==> flow/design.v <==
module rad4_exact(
    input [31:0] x,
    input [10:0] y,
    output [31:0] p
    );
    wire [2:0] sign_factor;
    wire [32:0] PP_2;
    wire [32:0] PP_1;
    wire [32:0] PP_0;
    wire [2:0] tmp1;
    wire [2:0] tmp0;
    assign tmp1 = {y[10],y[10:9]}; 
    assign tmp0 = {y[1:0],1'b0};
    rad4_BE2 PP2_gen(
        .x1(tmp1),
        .y(x),
        .sign_factor(sign_factor[2]),
        .PP(PP_2)
        );
    rad4_BE2 PP1_gen(
        .x1(y[3:1]),
        .y(x),
        .sign_factor(sign_factor[1]),
        .PP(PP_1)
        );
    rad4_BE2 PP0_gen(
        .x1(tmp0),
        .y(x),
        .sign_factor(sign_factor[0]),
        .PP(PP_0)
        );
    PP_add2 Final(
        .sign_factor(sign_factor),
        .PP_2(PP_2),
        .PP_1(PP_1),
        .PP_0(PP_0),
        .p(p)
        );
endmodule
module rad4_BE2(
    input [2:0] x1,
    input [31:0] y,
    output sign_factor,
    output [32:0] PP
    );
    wire one, two, sign;
    code2 encode2_block(
        .one(one),
        .two(two),
        .sign(sign),
        .y2(x1[2]),
        .y1(x1[1]),
        .y0(x1[0])
        );
    wire [32:0] tmp1_pp; 
    assign tmp1_pp = {y[31],y};  
    wire [33:0] out1;
    assign out1[0] = sign;
    genvar i;
    generate
        for ( i = 0; i < 33; i = i+1 )
            begin : pp_rad4_first 
            product2 pp_pr(tmp1_pp[i],out1[i],one,two,sign,PP[i],out1[i+1]);
            end
    endgenerate
    assign sign_factor = sign;
endmodule
module code2(one,two,sign,y2,y1,y0);  
	input y2,y1,y0;                     
	output one,two,sign;                
	wire [1:0]k;                        
	xor x1(one,y0,y1);                  
	xor x2(k[1],y2,y1);                 
	not n1(k[0],one);                   
	and a1(two,k[0],k[1]);              
	assign sign=y2;                     
endmodule   
module product2(x1,x0,one,two,sign,p,i);
	input x1,x0,sign,one,two;
	output p,i;
	wire [1:0] k;
	xor xo1(i,x1,sign);
	and a1(k[1],i,one);
	and a0(k[0],x0,two);
	or o1(p,k[1],k[0]);
endmodule
module sgn_gen2(one,two,sign,sign_factor);
    input sign,one,two;
    output sign_factor;
    wire k;
    or o1(k,one,two);
    and a1(sign_factor,sign,k);
endmodule
module PP_add2(
    input [2:0] sign_factor,
    input [32:0] PP_2,
    input [32:0] PP_1,
    input [32:0] PP_0,
    output [31:0] p
    );
    wire [2:0] E_MSB;
    assign E_MSB[0] = ~ PP_0[32];
    assign E_MSB[1] = ~ PP_1[32];
    assign E_MSB[2] = ~ PP_2[32];
    wire [36:0] sum00_FA;
    wire [36:0] carry00_FA;
    wire [36:0] tmp001_FA;
    wire [36:0] tmp002_FA;
    wire [36:0] tmp003_FA;
    assign tmp001_FA = {E_MSB[0],{3{PP_0[32]}},PP_0};
    assign tmp002_FA = {E_MSB[1],PP_1[32],PP_1,sign_factor[2],sign_factor[0]};
    assign tmp003_FA = {PP_2[26:0],{7{sign_factor[2]}},sign_factor[2],{2{sign_factor[2]}}};
    genvar i001;
    generate
        for (i001 = 0; i001 < 37; i001 = i001 + 1)
            begin : pp_FAd200
            FAd2 pp_FAd2(tmp001_FA[i001],tmp002_FA[i001], tmp003_FA[i001], carry00_FA[i001],sum00_FA[i001]);
            end
    endgenerate
    wire [4:0] sum00_HA;
    wire [4:0] carry00_HA;
    wire [4:0] tmp001_HA;
    wire [4:0] tmp002_HA;
    assign tmp001_HA = {5{1'b1}};
    assign tmp002_HA = {PP_2[31:27]};
    genvar i002;
    generate
        for (i002 = 0; i002 < 5; i002 = i002 + 1)
            begin : pp_HAd200
            HAd2 pp_HAd2(tmp001_HA[i002],tmp002_HA[i002],carry00_HA[i002],sum00_HA[i002]);
            end
    endgenerate
    wire [41:0] tmp_sum;
    wire [41:0] tmp_add1;
    wire [41:0] tmp_add2;
    assign tmp_add1 = {sum00_HA[5:0],sum00_FA};
    assign tmp_add2 = {carry00_HA[4:0],carry00_FA,sign_factor[2]}; 
    assign tmp_sum = tmp_add1 + tmp_add2;
    assign p = tmp_sum[41:10];
endmodule
module FAd2(a,b,c,cy,sm);
	input a,b,c;
	output cy,sm;
	wire x,y,z;
	xor x1(x,a,b);
	xor x2(sm,x,c);
	and a1(y,a,b);
	and a2(z,x,c);
	or o1(cy,y,z);
endmodule 
module HAd2(a,b,cy,sm);
	input a,b;
	output cy,sm;
	xor x1(sm,a,b);
	and a1(cy,a,b);
endmodule 
module rad4_odd(
    input [31:0] x,
    input [10:0] y,
    output [31:0] p
    );
    wire [2:0] sign_factor;
    wire [32:0] PP_2;
    wire [32:0] PP_1;
    wire [32:0] PP_0;
    wire [2:0] tmp;
    assign tmp = {y[6:5],1'b0};
    rad4_BE PP2_gen(
        .x1(y[10:8]),
        .y(x),
        .sign_factor(sign_factor[2]),
        .PP(PP_2)
        );
    rad4_BE PP1_gen(
        .x1(y[4:2]),
        .y(x),
        .sign_factor(sign_factor[1]),
        .PP(PP_1)
        );
    rad4_BE PP0_gen(
        .x1(y[2:0]),
        .y(x),
        .sign_factor(sign_factor[0]),
        .PP(PP_0)
        );
    PP_add Final(
        .sign_factor(sign_factor),
        .PP_2(PP_2),
        .PP_1(PP_1),
        .PP_0(PP_0),
        .p(p)
        );
endmodule
module rad4_BE(
    input [2:0] x1,
    input [31:0] y,
    output sign_factor,
    output [32:0] PP
    );
    wire one, two, sign;
    code encode_block(
        .one(one),
        .two(two),
        .sign(sign),
        .y2(x1[2]),
        .y1(x1[1]),
        .y0(x1[0])
        );
    wire [32:0] tmp1_pp; 
    assign tmp1_pp = {y[31],y};  
    wire [33:0] out1;
    assign out1[0] = sign;
    genvar i;
    generate
        for ( i = 0; i < 33; i = i+1 )
            begin : pp_rad4_first 
            product pp_pr(tmp1_pp[i],out1[i],one,two,sign,PP[i],out1[i+1]);
            end
    endgenerate
    sgn_gen sign_gen(one,two,sign,sign_factor);
endmodule
module code(one,two,sign,y2,y1,y0);  
	input y2,y1,y0;                     
	output one,two,sign;                
	wire [1:0]k;                        
	xor x1(one,y0,y1);                  
	xor x2(k[1],y2,y1);                 
	not n1(k[0],one);                   
	and a1(two,k[0],k[1]);              
	assign sign=y2;                     
endmodule   
module product(x1,x0,one,two,sign,p,i);
	input x1,x0,sign,one,two;
	output p,i;
	wire [1:0] k;
	xor xo1(i,x1,sign);
	and a1(k[1],i,one);
	and a0(k[0],x0,two);
	or o1(p,k[1],k[0]);
endmodule
module sgn_gen(one,two,sign,sign_factor);
    input sign,one,two;
    output sign_factor;
    wire k;
    or o1(k,one,two);
    and a1(sign_factor,sign,k);
endmodule
module PP_add(
    input [2:0] sign_factor,
    input [32:0] PP_2,
    input [32:0] PP_1,
    input [32:0] PP_0,
    output [31:0] p
    );
    wire [2:0] E_MSB;
    assign E_MSB[0] = ~ PP_0[32];
    assign E_MSB[1] = ~ PP_1[32];
    assign E_MSB[2] = ~ PP_2[32];
    wire [36:0] sum00_FA;
    wire [36:0] carry00_FA;
    wire [36:0] tmp001_FA;
    wire [36:0] tmp002_FA;
    wire [36:0] tmp003_FA;
    assign tmp001_FA = {E_MSB[0],{3{PP_0[32]}},PP_0};
    assign tmp002_FA = {E_MSB[1],PP_1[32],PP_1,sign_factor[2],sign_factor[0]};
    assign tmp003_FA = {PP_2[28:0],{5{sign_factor[2]}},sign_factor[2],{2{sign_factor[2]}}};
    genvar i001;
    generate
        for (i001 = 0; i001 < 37; i001 = i001 + 1)
            begin : pp_fad00
            FAd pp_fad(tmp001_FA[i001],tmp002_FA[i001], tmp003_FA[i001], carry00_FA[i001],sum00_FA[i001]);
            end
    endgenerate
    wire [4:0] sum00_HA;
    wire [4:0] carry00_HA;
    wire [4:0] tmp001_HA;
    wire [4:0] tmp002_HA;
    assign tmp001_HA = {5{1'b1}};
    assign tmp002_HA = {PP_2[32],PP_2[32:29]};
    genvar i002;
    generate
        for (i002 = 0; i002 < 5; i002 = i002 + 1)
            begin : pp_had00
            HAd pp_had(tmp001_HA[i002],tmp002_HA[i002],carry00_HA[i002],sum00_HA[i002]);
            end
    endgenerate
    wire [41:0] tmp_sum;
    wire [41:0] tmp_add1;
    wire [41:0] tmp_add2;
    assign tmp_add1 = {sum00_HA[4:0],sum00_FA,1'b0};  
    assign tmp_add2 = {carry00_HA[3:0],carry00_FA,1'b0,1'b0};  
    assign tmp_sum = tmp_add1 + tmp_add2;
    assign p = tmp_sum[41:10];
endmodule
module FAd(a,b,c,cy,sm);
	input a,b,c;
	output cy,sm;
	wire x,y,z;
	xor x1(x,a,b);
	xor x2(sm,x,c);
	and a1(y,a,b);
	and a2(z,x,c);
	or o1(cy,y,z);
endmodule 
module HAd(a,b,cy,sm);
	input a,b;
	output cy,sm;
	xor x1(sm,a,b);
	and a1(cy,a,b);
endmodule 
module rad4_odd_trunc(
    input [31:0] x,
    input [10:0] y,
    output [31:0] p
    );
    wire [2:0] sign_factor;
    wire [32:0] PP_2;
    wire [32:0] PP_1;
    wire [32:0] PP_0;
    wire [2:0] tmp;
    assign tmp = {y[6:5],1'b0};
    rad4_BE5 PP2_gen(
        .x1(y[10:8]),
        .y(x),
        .sign_factor(sign_factor[2]),
        .PP(PP_2)
        );
    rad4_BE5 PP1_gen(
        .x1(y[8:6]),
        .y(x),
        .sign_factor(sign_factor[1]),
        .PP(PP_1)
        );
    rad4_BE5 PP0_gen(
        .x1(tmp),
        .y(x),
        .sign_factor(sign_factor[0]),
        .PP(PP_0)
        );
    PP_add5 Final(
        .sign_factor(sign_factor),
        .PP_2(PP_2),
        .PP_1(PP_1),
        .PP_0(PP_0),
        .p(p)
        );
endmodule
module rad4_BE5(
    input [2:0] x1,
    input [31:0] y,
    output sign_factor,
    output [32:0] PP
    );
    wire one, two, sign;
    code5 encode5_block(
        .one(one),
        .two(two),
        .sign(sign),
        .y2(x1[2]),
        .y1(x1[1]),
        .y0(x1[0])
        );
    wire [32:0] tmp1_pp; 
    assign tmp1_pp = {y[31],y};  
    wire [33:0] out1;
    assign out1[0] = sign;
    genvar i;
    generate
        for ( i = 0; i < 33; i = i+1 )
            begin : pp_rad4_first 
            product5 pp_pr(tmp1_pp[i],out1[i],one,two,sign,PP[i],out1[i+1]);
            end
    endgenerate
    sgn_gen5 sign_gen(one,two,sign,sign_factor);
endmodule
module code5(one,two,sign,y2,y1,y0);  
	input y2,y1,y0;                     
	output one,two,sign;                
	wire [1:0]k;                        
	xor x1(one,y0,y1);                  
	xor x2(k[1],y2,y1);                 
	not n1(k[0],one);                   
	and a1(two,k[0],k[1]);              
	assign sign=y2;                     
endmodule   
module product5(x1,x0,one,two,sign,p,i);
	input x1,x0,sign,one,two;
	output p,i;
	wire [1:0] k;
	xor xo1(i,x1,sign);
	and a1(k[1],i,one);
	and a0(k[0],x0,two);
	or o1(p,k[1],k[0]);
endmodule
module sgn_gen5(one,two,sign,sign_factor);
    input sign,one,two;
    output sign_factor;
    wire k;
    or o1(k,one,two);
    and a1(sign_factor,sign,k);
endmodule
module PP_add5(
    input [2:0] sign_factor,
    input [32:0] PP_2,
    input [32:0] PP_1,
    input [32:0] PP_0,
    output [31:0] p
    );
    wire [34:0] sum00_FA;
    wire [34:0] carry00_FA;
    wire [34:0] tmp001_FA;
    wire [34:0] tmp002_FA;
    wire [34:0] tmp003_FA;
    assign tmp001_FA = {{5{PP_0[32]}},PP_0[32:4],PP_0[2]};
    assign tmp002_FA = {{3{PP_1[32]}},PP_1[32:2],PP_1[0]};
    assign tmp003_FA = {PP_2[32],PP_2,sign_factor[1]};
    genvar i001;
    generate
        for (i001 = 0; i001 < 35; i001 = i001 + 1)
            begin : pp_FAd500
            FAd5 pp_FAd5(tmp001_FA[i001],tmp002_FA[i001], tmp003_FA[i001], carry00_FA[i001],sum00_FA[i001]);
            end
    endgenerate
    wire sum00_HA;
    wire carry00_HA;
    HAd5 pp_HAd500(PP_0[3],PP_1[1],carry00_HA,sum00_HA);
    wire sum10_FA;
    wire carry10_FA;
    FAd5 pp_FAd510(sum00_FA[1],carry00_HA,sign_factor[2],carry10_FA,sum10_FA);
    wire [32:0] sum10_HA;
    wire [32:0] carry10_HA;
    wire [32:0] tmp011_HA;
    wire [32:0] tmp012_HA;
    assign tmp011_HA = {sum00_FA[34:2]};
    assign tmp012_HA = {carry00_FA[33:1]};
    genvar i002;
    generate
        for (i002 = 0; i002 < 33; i002 = i002 + 1)
            begin : pp_HAd510
            HAd5 pp_FAd5(tmp011_HA[i002],tmp012_HA[i002], carry10_HA[i002],sum10_HA[i002]);
            end
    endgenerate
    wire [42:0] tmp_sum;
    wire [42:0] tmp_add1;
    wire [42:0] tmp_add2;
    assign tmp_add1 = {sum10_HA,sum10_FA,sum00_HA,sum00_FA[0],PP_0[1:0],5'b0};
    assign tmp_add2 = {carry10_HA[31:0],carry10_FA,1'b0,carry00_FA[0],2'b0,sign_factor[0],5'b0}; 
    assign tmp_sum = tmp_add1 + tmp_add2;
    assign p = {tmp_sum[41:10]};
endmodule
module FAd5(a,b,c,cy,sm);
	input a,b,c;
	output cy,sm;
	wire x,y,z;
	xor x1(x,a,b);
	xor x2(sm,x,c);
	and a1(y,a,b);
	and a2(z,x,c);
	or o1(cy,y,z);
endmodule 
module HAd5(a,b,cy,sm);
	input a,b;
	output cy,sm;
	xor x1(sm,a,b);
	and a1(cy,a,b);
endmodule 
module rad4_odd_trunc1(
    input [31:0] x,
    input [10:0] y,
    output [31:0] p
    );
    wire [2:0] sign_factor;
    wire [32:0] PP_2;
    wire [32:0] PP_1;
    wire [32:0] PP_0;
    wire [2:0] tmp;
    assign tmp = {y[6:5],1'b0};
    rad4_BE4 PP2_gen(
        .x1(y[10:8]),
        .y(x),
        .sign_factor(sign_factor[2]),
        .PP(PP_2)
        );
    rad4_BE4 PP1_gen(
        .x1(y[8:6]),
        .y(x),
        .sign_factor(sign_factor[1]),
        .PP(PP_1)
        );
    rad4_BE4 PP0_gen(
        .x1(tmp),
        .y(x),
        .sign_factor(sign_factor[0]),
        .PP(PP_0)
        );
    PP_add4 Final(
        .sign_factor(sign_factor),
        .PP_2(PP_2),
        .PP_1(PP_1),
        .PP_0(PP_0),
        .p(p)
        );
endmodule
module rad4_BE4(
    input [2:0] x1,
    input [31:0] y,
    output sign_factor,
    output [32:0] PP
    );
    wire one, two, sign;
    code4 encode4_block(
        .one(one),
        .two(two),
        .sign(sign),
        .y2(x1[2]),
        .y1(x1[1]),
        .y0(x1[0])
        );
    wire [32:0] tmp1_pp; 
    assign tmp1_pp = {y[31],y};  
    wire [33:0] out1;
    assign out1[0] = sign;
    genvar i;
    generate
        for ( i = 0; i < 33; i = i+1 )
            begin : pp_rad4_first 
            product4 pp_pr(tmp1_pp[i],out1[i],one,two,sign,PP[i],out1[i+1]);
            end
    endgenerate
    sgn_gen4 sign_gen(one,two,sign,sign_factor);
endmodule
module code4(one,two,sign,y2,y1,y0);  
	input y2,y1,y0;                     
	output one,two,sign;                
	wire [1:0]k;                        
	xor x1(one,y0,y1);                  
	xor x2(k[1],y2,y1);                 
	not n1(k[0],one);                   
	and a1(two,k[0],k[1]);              
	assign sign=y2;                     
endmodule   
module product4(x1,x0,one,two,sign,p,i);
	input x1,x0,sign,one,two;
	output p,i;
	wire [1:0] k;
	xor xo1(i,x1,sign);
	and a1(k[1],i,one);
	and a0(k[0],x0,two);
	or o1(p,k[1],k[0]);
endmodule
module sgn_gen4(one,two,sign,sign_factor);
    input sign,one,two;
    output sign_factor;
    wire k;
    or o1(k,one,two);
    and a1(sign_factor,sign,k);
endmodule
module PP_add4(
    input [2:0] sign_factor,
    input [32:0] PP_2,
    input [32:0] PP_1,
    input [32:0] PP_0,
    output [31:0] p
    );
    wire [34:0] sum00_FA;
    wire [34:0] carry00_FA;
    wire [34:0] tmp001_FA;
    wire [34:0] tmp002_FA;
    wire [34:0] tmp003_FA;
    assign tmp001_FA = {{5{PP_0[32]}},PP_0[32:4],PP_0[2]};
    assign tmp002_FA = {{3{PP_1[32]}},PP_1[32:2],PP_1[0]};
    assign tmp003_FA = {PP_2[32],PP_2,sign_factor[1]};
    genvar i001;
    generate
        for (i001 = 0; i001 < 35; i001 = i001 + 1)
            begin : pp_FAd400
            FAd4 pp_FAd4(tmp001_FA[i001],tmp002_FA[i001], tmp003_FA[i001], carry00_FA[i001],sum00_FA[i001]);
            end
    endgenerate
    wire sum00_HA;
    wire carry00_HA;
    HAd4 pp_HAd400(PP_0[3],PP_1[1],carry00_HA,sum00_HA);
    wire sum10_FA;
    wire carry10_FA;
    FAd4 pp_FAd410(sum00_FA[1],carry00_HA,sign_factor[2],carry10_FA,sum10_FA);
    wire [32:0] sum10_HA;
    wire [32:0] carry10_HA;
    wire [32:0] tmp011_HA;
    wire [32:0] tmp012_HA;
    assign tmp011_HA = {sum00_FA[34:2]};
    assign tmp012_HA = {carry00_FA[33:1]};
    genvar i002;
    generate
        for (i002 = 0; i002 < 33; i002 = i002 + 1)
            begin : pp_HAd410
            HAd4 pp_FAd4(tmp011_HA[i002],tmp012_HA[i002], carry10_HA[i002],sum10_HA[i002]);
            end
    endgenerate
    wire [42:0] tmp_sum;
    wire [42:0] tmp_add1;
    wire [42:0] tmp_add2;
    assign tmp_add1 = {sum10_HA,sum10_FA,sum00_HA,sum00_FA[0],PP_0[1:0],5'b0};
    assign tmp_add2 = {carry10_HA[31:0],carry10_FA,1'b0,carry00_FA[0],2'b0,sign_factor[0],5'b0}; 
    assign tmp_sum = tmp_add1 + tmp_add2;
    assign p = {tmp_sum[41:10]};
endmodule
module FAd4(a,b,c,cy,sm);
	input a,b,c;
	output cy,sm;
	wire x,y,z;
	xor x1(x,a,b);
	xor x2(sm,x,c);
	and a1(y,a,b);
	and a2(z,x,c);
	or o1(cy,y,z);
endmodule 
module HAd4(a,b,cy,sm);
	input a,b;
	output cy,sm;
	xor x1(sm,a,b);
	and a1(cy,a,b);
endmodule 
module fos_exact_v1(
    input [31:0] x_in,
    input [10:0] a1,
    input clk,
    input reset,
    output [31:0] y_out);
    wire signed [31:0] Data_feedforward;
    wire signed [31:0] Data_feedback;
    wire signed [31:0] sum0;
    reg signed  [31:0] Samples_in1; 
    reg signed  [31:0] Samples_in2; 
    reg signed  [31:0] Samples_out; 
    assign Data_feedforward = {Samples_in2}; 
    assign y_out = Samples_in1 - Data_feedforward - Data_feedback; 
    rad4_odd_trunc mult(Samples_out,a1,Data_feedback);
   always @ (posedge clk) 
   if(reset == 1) begin
         Samples_in1 <= 0; 
         Samples_in2 <= 0; 
         Samples_out <= 0; 
      end 
   else begin 
      Samples_in1 <= x_in; 
      Samples_in2 <= Samples_in1; 
      Samples_out <= y_out; 
   end 
endmodule
module fos_exact_v2(
    input [31:0] x_in,
    input [10:0] a1,
    input clk,
    input reset,
    output [31:0] y_out);
    wire signed [31:0] Data_feedforward;
    wire signed [31:0] Data_feedback;
    wire signed [31:0] sum0;
    reg signed  [31:0] Samples_in1; 
    reg signed  [31:0] Samples_in2; 
    reg signed  [31:0] Samples_out; 
    assign Data_feedforward = {Samples_in2}; 
    assign y_out = Samples_in1 - Data_feedforward - Data_feedback; 
    rad4_exact mult(Samples_out,a1,Data_feedback);
   always @ (posedge clk) 
   if(reset == 1) begin
         Samples_in1 <= 0; 
         Samples_in2 <= 0; 
         Samples_out <= 0; 
      end 
   else begin 
      Samples_in1 <= x_in; 
      Samples_in2 <= Samples_in1; 
      Samples_out <= y_out; 
   end 
endmodule
module fos_exact_v3(
    input [31:0] x_in,
    input [10:0] a1,
    input [10:0] b1,
    input clk,
    input reset,
    output [31:0] y_out);
    wire signed [31:0] Data_feedforward;
    wire signed [31:0] Data_feedback;
    wire signed [31:0] sum0;
    reg signed  [31:0] Samples_in1; 
    reg signed  [31:0] Samples_in2; 
    reg signed  [31:0] Samples_out; 
    assign y_out = Samples_in1 + Data_feedforward - Data_feedback; 
    rad4_odd_trunc1 mult(Samples_out,a1,Data_feedback);
    rad4_odd_trunc1 mult1(Samples_in2,b1,Data_feedforward);                     
   always @ (posedge clk) 
   if(reset == 1) begin
         Samples_in1 <= 0; 
         Samples_in2 <= 0; 
         Samples_out <= 0; 
      end 
   else begin 
      Samples_in1 <= x_in; 
      Samples_in2 <= Samples_in1; 
      Samples_out <= y_out; 
   end 
endmodule
module fos_exact_v4(
    input [31:0] x_in,
    input [10:0] a1,
    input clk,
    input reset,
    output [31:0] y_out);
    wire signed [31:0] Data_feedforward;
    wire signed [31:0] Data_feedback;
    wire signed [31:0] sum0;
    reg signed  [31:0] Samples_in1; 
    reg signed  [31:0] Samples_in2; 
    reg signed  [31:0] Samples_out; 
    assign y_out = Samples_in1 - Data_feedback; 
    rad4_odd mult(Samples_out,a1,Data_feedback);
   always @ (posedge clk) 
   if(reset == 1) begin
         Samples_in1 <= 0; 
         Samples_in2 <= 0; 
         Samples_out <= 0; 
      end 
   else begin 
      Samples_in1 <= x_in; 
      Samples_in2 <= Samples_in1; 
      Samples_out <= y_out; 
   end 
endmodule
`timescale 1ns / 10ps
module a_filter_approx(
    input [31:0] x_in,
    input clk,
    input [5:0] reset,
    output [31:0] y_out);
    wire [10:0] a1_1;
    wire [10:0] a1_2;
    wire [10:0] a1_3;
    wire [10:0] a1_4;
    wire [10:0] b1;
    assign a1_1 = -11'sd192;
    assign a1_2 = -11'sd1021;
    assign a1_3 = -11'sd928;
    assign a1_4 = -11'sd1010;
    assign b1 = 11'sd307;
    wire [31:0] y_1;
    wire [31:0] y_2;
    wire [31:0] y_3;
    wire [31:0] y_4;
    wire [31:0] y_5;
    fos_exact_v4 first_stage(x_in,a1_4,clk,reset[0],y_1);
    fos_exact_v3 second_stage(y_1,a1_3,b1,clk,reset[1],y_2);
    fos_exact_v2 third_stage(y_2,a1_2,clk,reset[2],y_3);
    fos_exact_v2 fourth_stage(y_3,a1_2,clk,reset[3],y_4);
    fos_exact_v1 fifth_stage(y_4,a1_1,clk,reset[4],y_5);
    fos_exact_v1 sixth_stage(y_5,a1_1,clk,reset[5],y_out);
endmodule
; ---- Step by step through the tools: a_filter_approx
; What the tools print for a_filter_approx, step after step.
; Line numbers count from 1 in the design file above.
; Operators carry their Yosys type and port widths (W data, S select, Z words).
; Library cell names are shortened.
; Not given: -
[design]
top_module = a_filter_approx
clk_port = clk
library = sky130hd
pvt_corner = tt_025C_1v80

; ---- Word-level counts
; Source: Yosys, flattened and elaborated, memories not mapped. Widths are those after wreduce; folded enables and synchronous resets count as part of the registers. Registers that Yosys merges into a memory's read port (data or address) are not register bits. Print and check cells do not count. Equal cells are merged and count once.
[op_classes]
addsub = 18
logic = 1381
[ops]
columns = op, count
row1 = $xor A1 B1 Y1, 492
row2 = $and A1 B1 Y1, 484
row3 = $sub A32 B32 Y32, 8
row4 = $not A1 Y1, 250
row5 = $add A42 B42 Y42, 5
row6 = $or A1 B1 Y1, 155
row7 = $add A40 B40 Y41, 2
row8 = $sub A32 B31 Y32, 2
row9 = $add A32 B32 Y32, 1
[bits]
register_bits = 544
in_bits = 39
output_inout_bits = 32
elab_cells = 1416

; ---- Depth
; Yosys ltp: most cells in a row. Word level: on the elaborated netlist, between registers, memories and ports. Mapped: between sequential cells and ports; inverters and the memories' decode and read muxes count.
[logic_depth]
depth_word = 8
abc_area = 0
mapped_depth = 31
mapped_depth_nobuf = 31

; ---- After synthesis
; Source: synth_stat.txt of the flow (Yosys; design flattened, memories mapped). It holds for the ABC_AREA given above (unset counts as 0); a run with the other value may have another netlist.
; The area totals of this step are shown rounded.
[synth_totals]
mapped_cells = 5048
synth_area_um2 = 44000
sequential_area_um2 = 11000
ff_cells = 544
buf_cells = 71
[by_type]
columns = cell_type, count, area_total_um2
row1 = dfxtp_1, 544, 1.09E+04
row2 = ha_1, 650, 8132.8
row3 = fa_1, 287, 5745.51
row4 = inv_1, 944, 3.54E+03
row5 = nor2_1, 620, 2.33E+03
row6 = xnor2_1, 216, 1.89E+03
row7 = a21oi_1, 298, 1491.43
row8 = a21o_1, 183, 1.37E+03
row9 = xor2_1, 143, 1.25E+03
row10 = nor2b_1, 141, 882.096
row11 = o21ai_0, 149, 745.715
row12 = nand2_1, 159, 596.822
row13 = o21a_1, 57, 427.91
row14 = nand3_1, 60, 300.288
row15 = nor3_1, 60, 300.288
row16 = o21bai_1, 39, 292.781
row17 = nand2b_1, 41, 256.496
row18 = clkbuf_1, 68, 255.245
; Not listed: further types 59, cells in them 389.
; By module: a second synthesis without flattening, with its own total; a netlist apart from the flattened one above.
[hier_totals]
hier_cells = 6984
area_unflattened_um2 = 63000
; Rows give one instance, submodules left out.
[by_module]
columns = mod, instances, cells, mod_area_um2, mod_seq_area_um2
row1 = fos_exact_v1, 2, 610, 5600, 1900
row2 = fos_exact_v2, 2, 597, 5600, 1900
row3 = fos_exact_v3, 1, 648, 5700, 1900
row4 = PP_add2, 2, 288, 2100, 0.0
row5 = fos_exact_v4, 1, 406, 3500, 1300
row6 = (no name shown), 198, 2, 18, 0.0
row7 = (no name shown), 198, 2, 18, 0.0
row8 = (no name shown), 198, 2, 18, 0.0
row9 = PP_add4, 2, 195, 1400, 0.0
row10 = PP_add5, 2, 195, 1400, 0.0
row11 = PP_add, 1, 249, 1800, 0.0
row12 = (no name shown), 99, 2, 18, 0.0
row13 = FAd2, 74, 1, 20, 0.0
row14 = FAd4, 70, 1, 20, 0.0
; Further modules, not shown: 22.

; ---- Timing after synthesis
; Path of least setup slack by OpenSTA after synthesis, without wires, with an ideal clock, recovery checks aside; 20% of the period is set as input and as output delay. Where synthesis merged equal registers, the netlist keeps one of their names.
[synth_path]
path_type = flip-flop to output port
from = register sixth_stage.Samples_out[5]
to = output port y_out[31]
clock_period_ps = 10000
out_delay_ps = 2000
t_first_pin_ps = 0
t_arrival_ps = 5288
required_time_ps = 8000
setup_slack_ps = 2712
path_delay_ps = 5288
stages = 26
n_path_buf = 0
period_less_setup_slack_ps = 7288
; "path_delay_ps" is the arrival time less input delay plus setup time.
; At an output port there is no setup time.
; "stages": output pins that drive a net of the path, with the launching flip-flop's if there is one; two outputs of one cell count as two.
; "period_less_setup_slack_ps" = period - worst setup slack (recovery checks aside). The figure is calculated, with input and output delays left at 20% of the set period.
; The rows between start and end are the longest chain of elaborated cells between them; the timing report does not say that the signal goes this way. Where chains are equally long, one stands for them.
; A line is the first line of the expression or statement that the cell stems from. Yosys adds cells for indexed reads and writes and turns some case tables into memories.
[synth_via]
path_cell_list = dfxtp_1 > inv_1 > ha_1 > ha_1 > ha_1 > a21oi_1 > o21ai_1 > o311a_1 > o211ai_1 > a21oi_1 > a21o_1 > a21oi_1 > xnor2_1 > fa_1 > inv_1 > ha_1 > a21o_1 > a21o_1 > a21oi_1 > o21ai_0 > a41oi_1 > inv_1 > a211o_1 > o211ai_1 > a21oi_1 > xnor3_1
elab_chain_cells = 5
cone_cells = 13
lines_between = 6
cone_classes = 2 x add/sub; 11 x logic
[synth_rtl]
columns = element, line
row1 = from (decl), 634  ; reg signed  [31:0] Samples_out;
row2 = from (assign), 642  ; Samples_out <= 0;
row3 = from (assign), 647  ; Samples_out <= y_out;
row4 = $not A1 Y1, -
row5 = $xor A1 B1 Y1, 455  ; xor x1(x,a,b);
row6 = $xor A1 B1 Y1, 464  ; xor x1(sm,a,b);
row7 = $add A40 B40 Y41, 448  ; assign tmp_sum = tmp_add1 + tmp_add2;
row8 = $sub A32 B31 Y32, 636  ; assign y_out = Samples_in1 - Data_feedforward - Data_feedback;
row9 = to (decl), 736  ; output [31:0] y_out);

; ---- Worst path after layout
; From the final timing report of run 1: the path of least setup slack in the routed layout; clock arrival at registers is part of the times.
; The path's times are printed in steps of 10 ps; the period is the one set.
[layout_path]
path_type = flip-flop to output port
from = register sixth_stage.Samples_out[4]
to = output port y_out[31]
clock_period_ps = 9350
out_delay_ps = 1870
t_first_pin_ps = 600
t_arrival_ps = 6840
required_time_ps = 7480
setup_slack_ps = 640
stages = 24
n_path_buf = 1
; The rows between start and end are the longest chain of elaborated cells between them; the timing report does not say that the signal goes this way. Where chains are equally long, one stands for them.
[layout_via]
path_cell_list = dfxtp_1 > inv_1 > ha_1 > ha_1 > ha_1 > o211a_1 > o21a_1 > o32ai_4 > o311a_1 > o21ai_1 > a311o_1 > a221o_1 > xnor2_1 > fa_1 > ha_1 > a21oi_1 > o21ai_0 > a41oi_1 > inv_1 > a211o_1 > o211ai_1 > a21oi_1 > xnor3_1 > clkdlybuf4s50_1
elab_chain_cells = 5
cone_cells = 13
lines_between = 6
cone_classes = 2 x add/sub; 11 x logic
[layout_rtl]
columns = element, line
row1 = from (decl), 634  ; reg signed  [31:0] Samples_out;
row2 = from (assign), 642  ; Samples_out <= 0;
row3 = from (assign), 647  ; Samples_out <= y_out;
row4 = $not A1 Y1, -
row5 = $xor A1 B1 Y1, 455  ; xor x1(x,a,b);
row6 = $xor A1 B1 Y1, 464  ; xor x1(sm,a,b);
row7 = $add A40 B40 Y41, 448  ; assign tmp_sum = tmp_add1 + tmp_add2;
row8 = $sub A32 B31 Y32, 636  ; assign y_out = Samples_in1 - Data_feedforward - Data_feedback;
row9 = to (decl), 736  ; output [31:0] y_out);

; Design a_filter_approx on sky130hd. What follows are 2 stored runs of the flow, each under its own settings; their order means nothing. The constraints put input and output delay at 20% of the set period each and load the outputs with 0.01 pF.
; "achievedPeriod_ps" is the run's clock period less its worst setup slack. It is reckoned from that one timing run; input and output delays stay at 20% of the period that was set.
; "worst_path_time_ps": the worst setup path's part of the clock period (all of it between registers, 20% less for each end at a port) less its slack. A launch clock that arrives late makes it longer, a capture clock that arrives late makes it shorter.
; "worst_path_time_ps" is known to 10 ps.
; Results are given in rounded form.

[run 1: settings]
CORE_UTILIZATION = 40
SETUP_SLACK_MARGIN = 0.4
period_ns = 9.35
CAP_MARGIN = 20
CORE_MARGIN = 2
SLEW_MARGIN = 20
[run 1: results]
dieArea_um2 = 110000
worst_path_time_ps = 6840
worst_setup_path_type = flip-flop to output port
synth_chip_area_um2 = 44000
finalUtil_pct = 44
achievedPeriod_ps = 8706
setup_worst_slack_ps = 640
final_setup_tns_ps = 0
stdcell_area_um2 = 48000
fin_hold_ws_ps = 450

[run 2: settings]
CAP_MARGIN = 25
CTS_CLUSTER_DIAMETER = 386
MIN_ROUTING_LAYER = met2
TNS_END_PERCENT = 60
period_ns = 14.5
CORE_MARGIN = 2
CORE_UTILIZATION = 40
SLEW_MARGIN = 20
[run 2: results]
dieArea_um2 = 110000
worst_path_time_ps = 7280
worst_setup_path_type = flip-flop to output port
synth_chip_area_um2 = 44000
finalUtil_pct = 45
achievedPeriod_ps = 10179
setup_worst_slack_ps = 4300
final_setup_tns_ps = 0
stdcell_area_um2 = 48000
fin_hold_ws_ps = 450
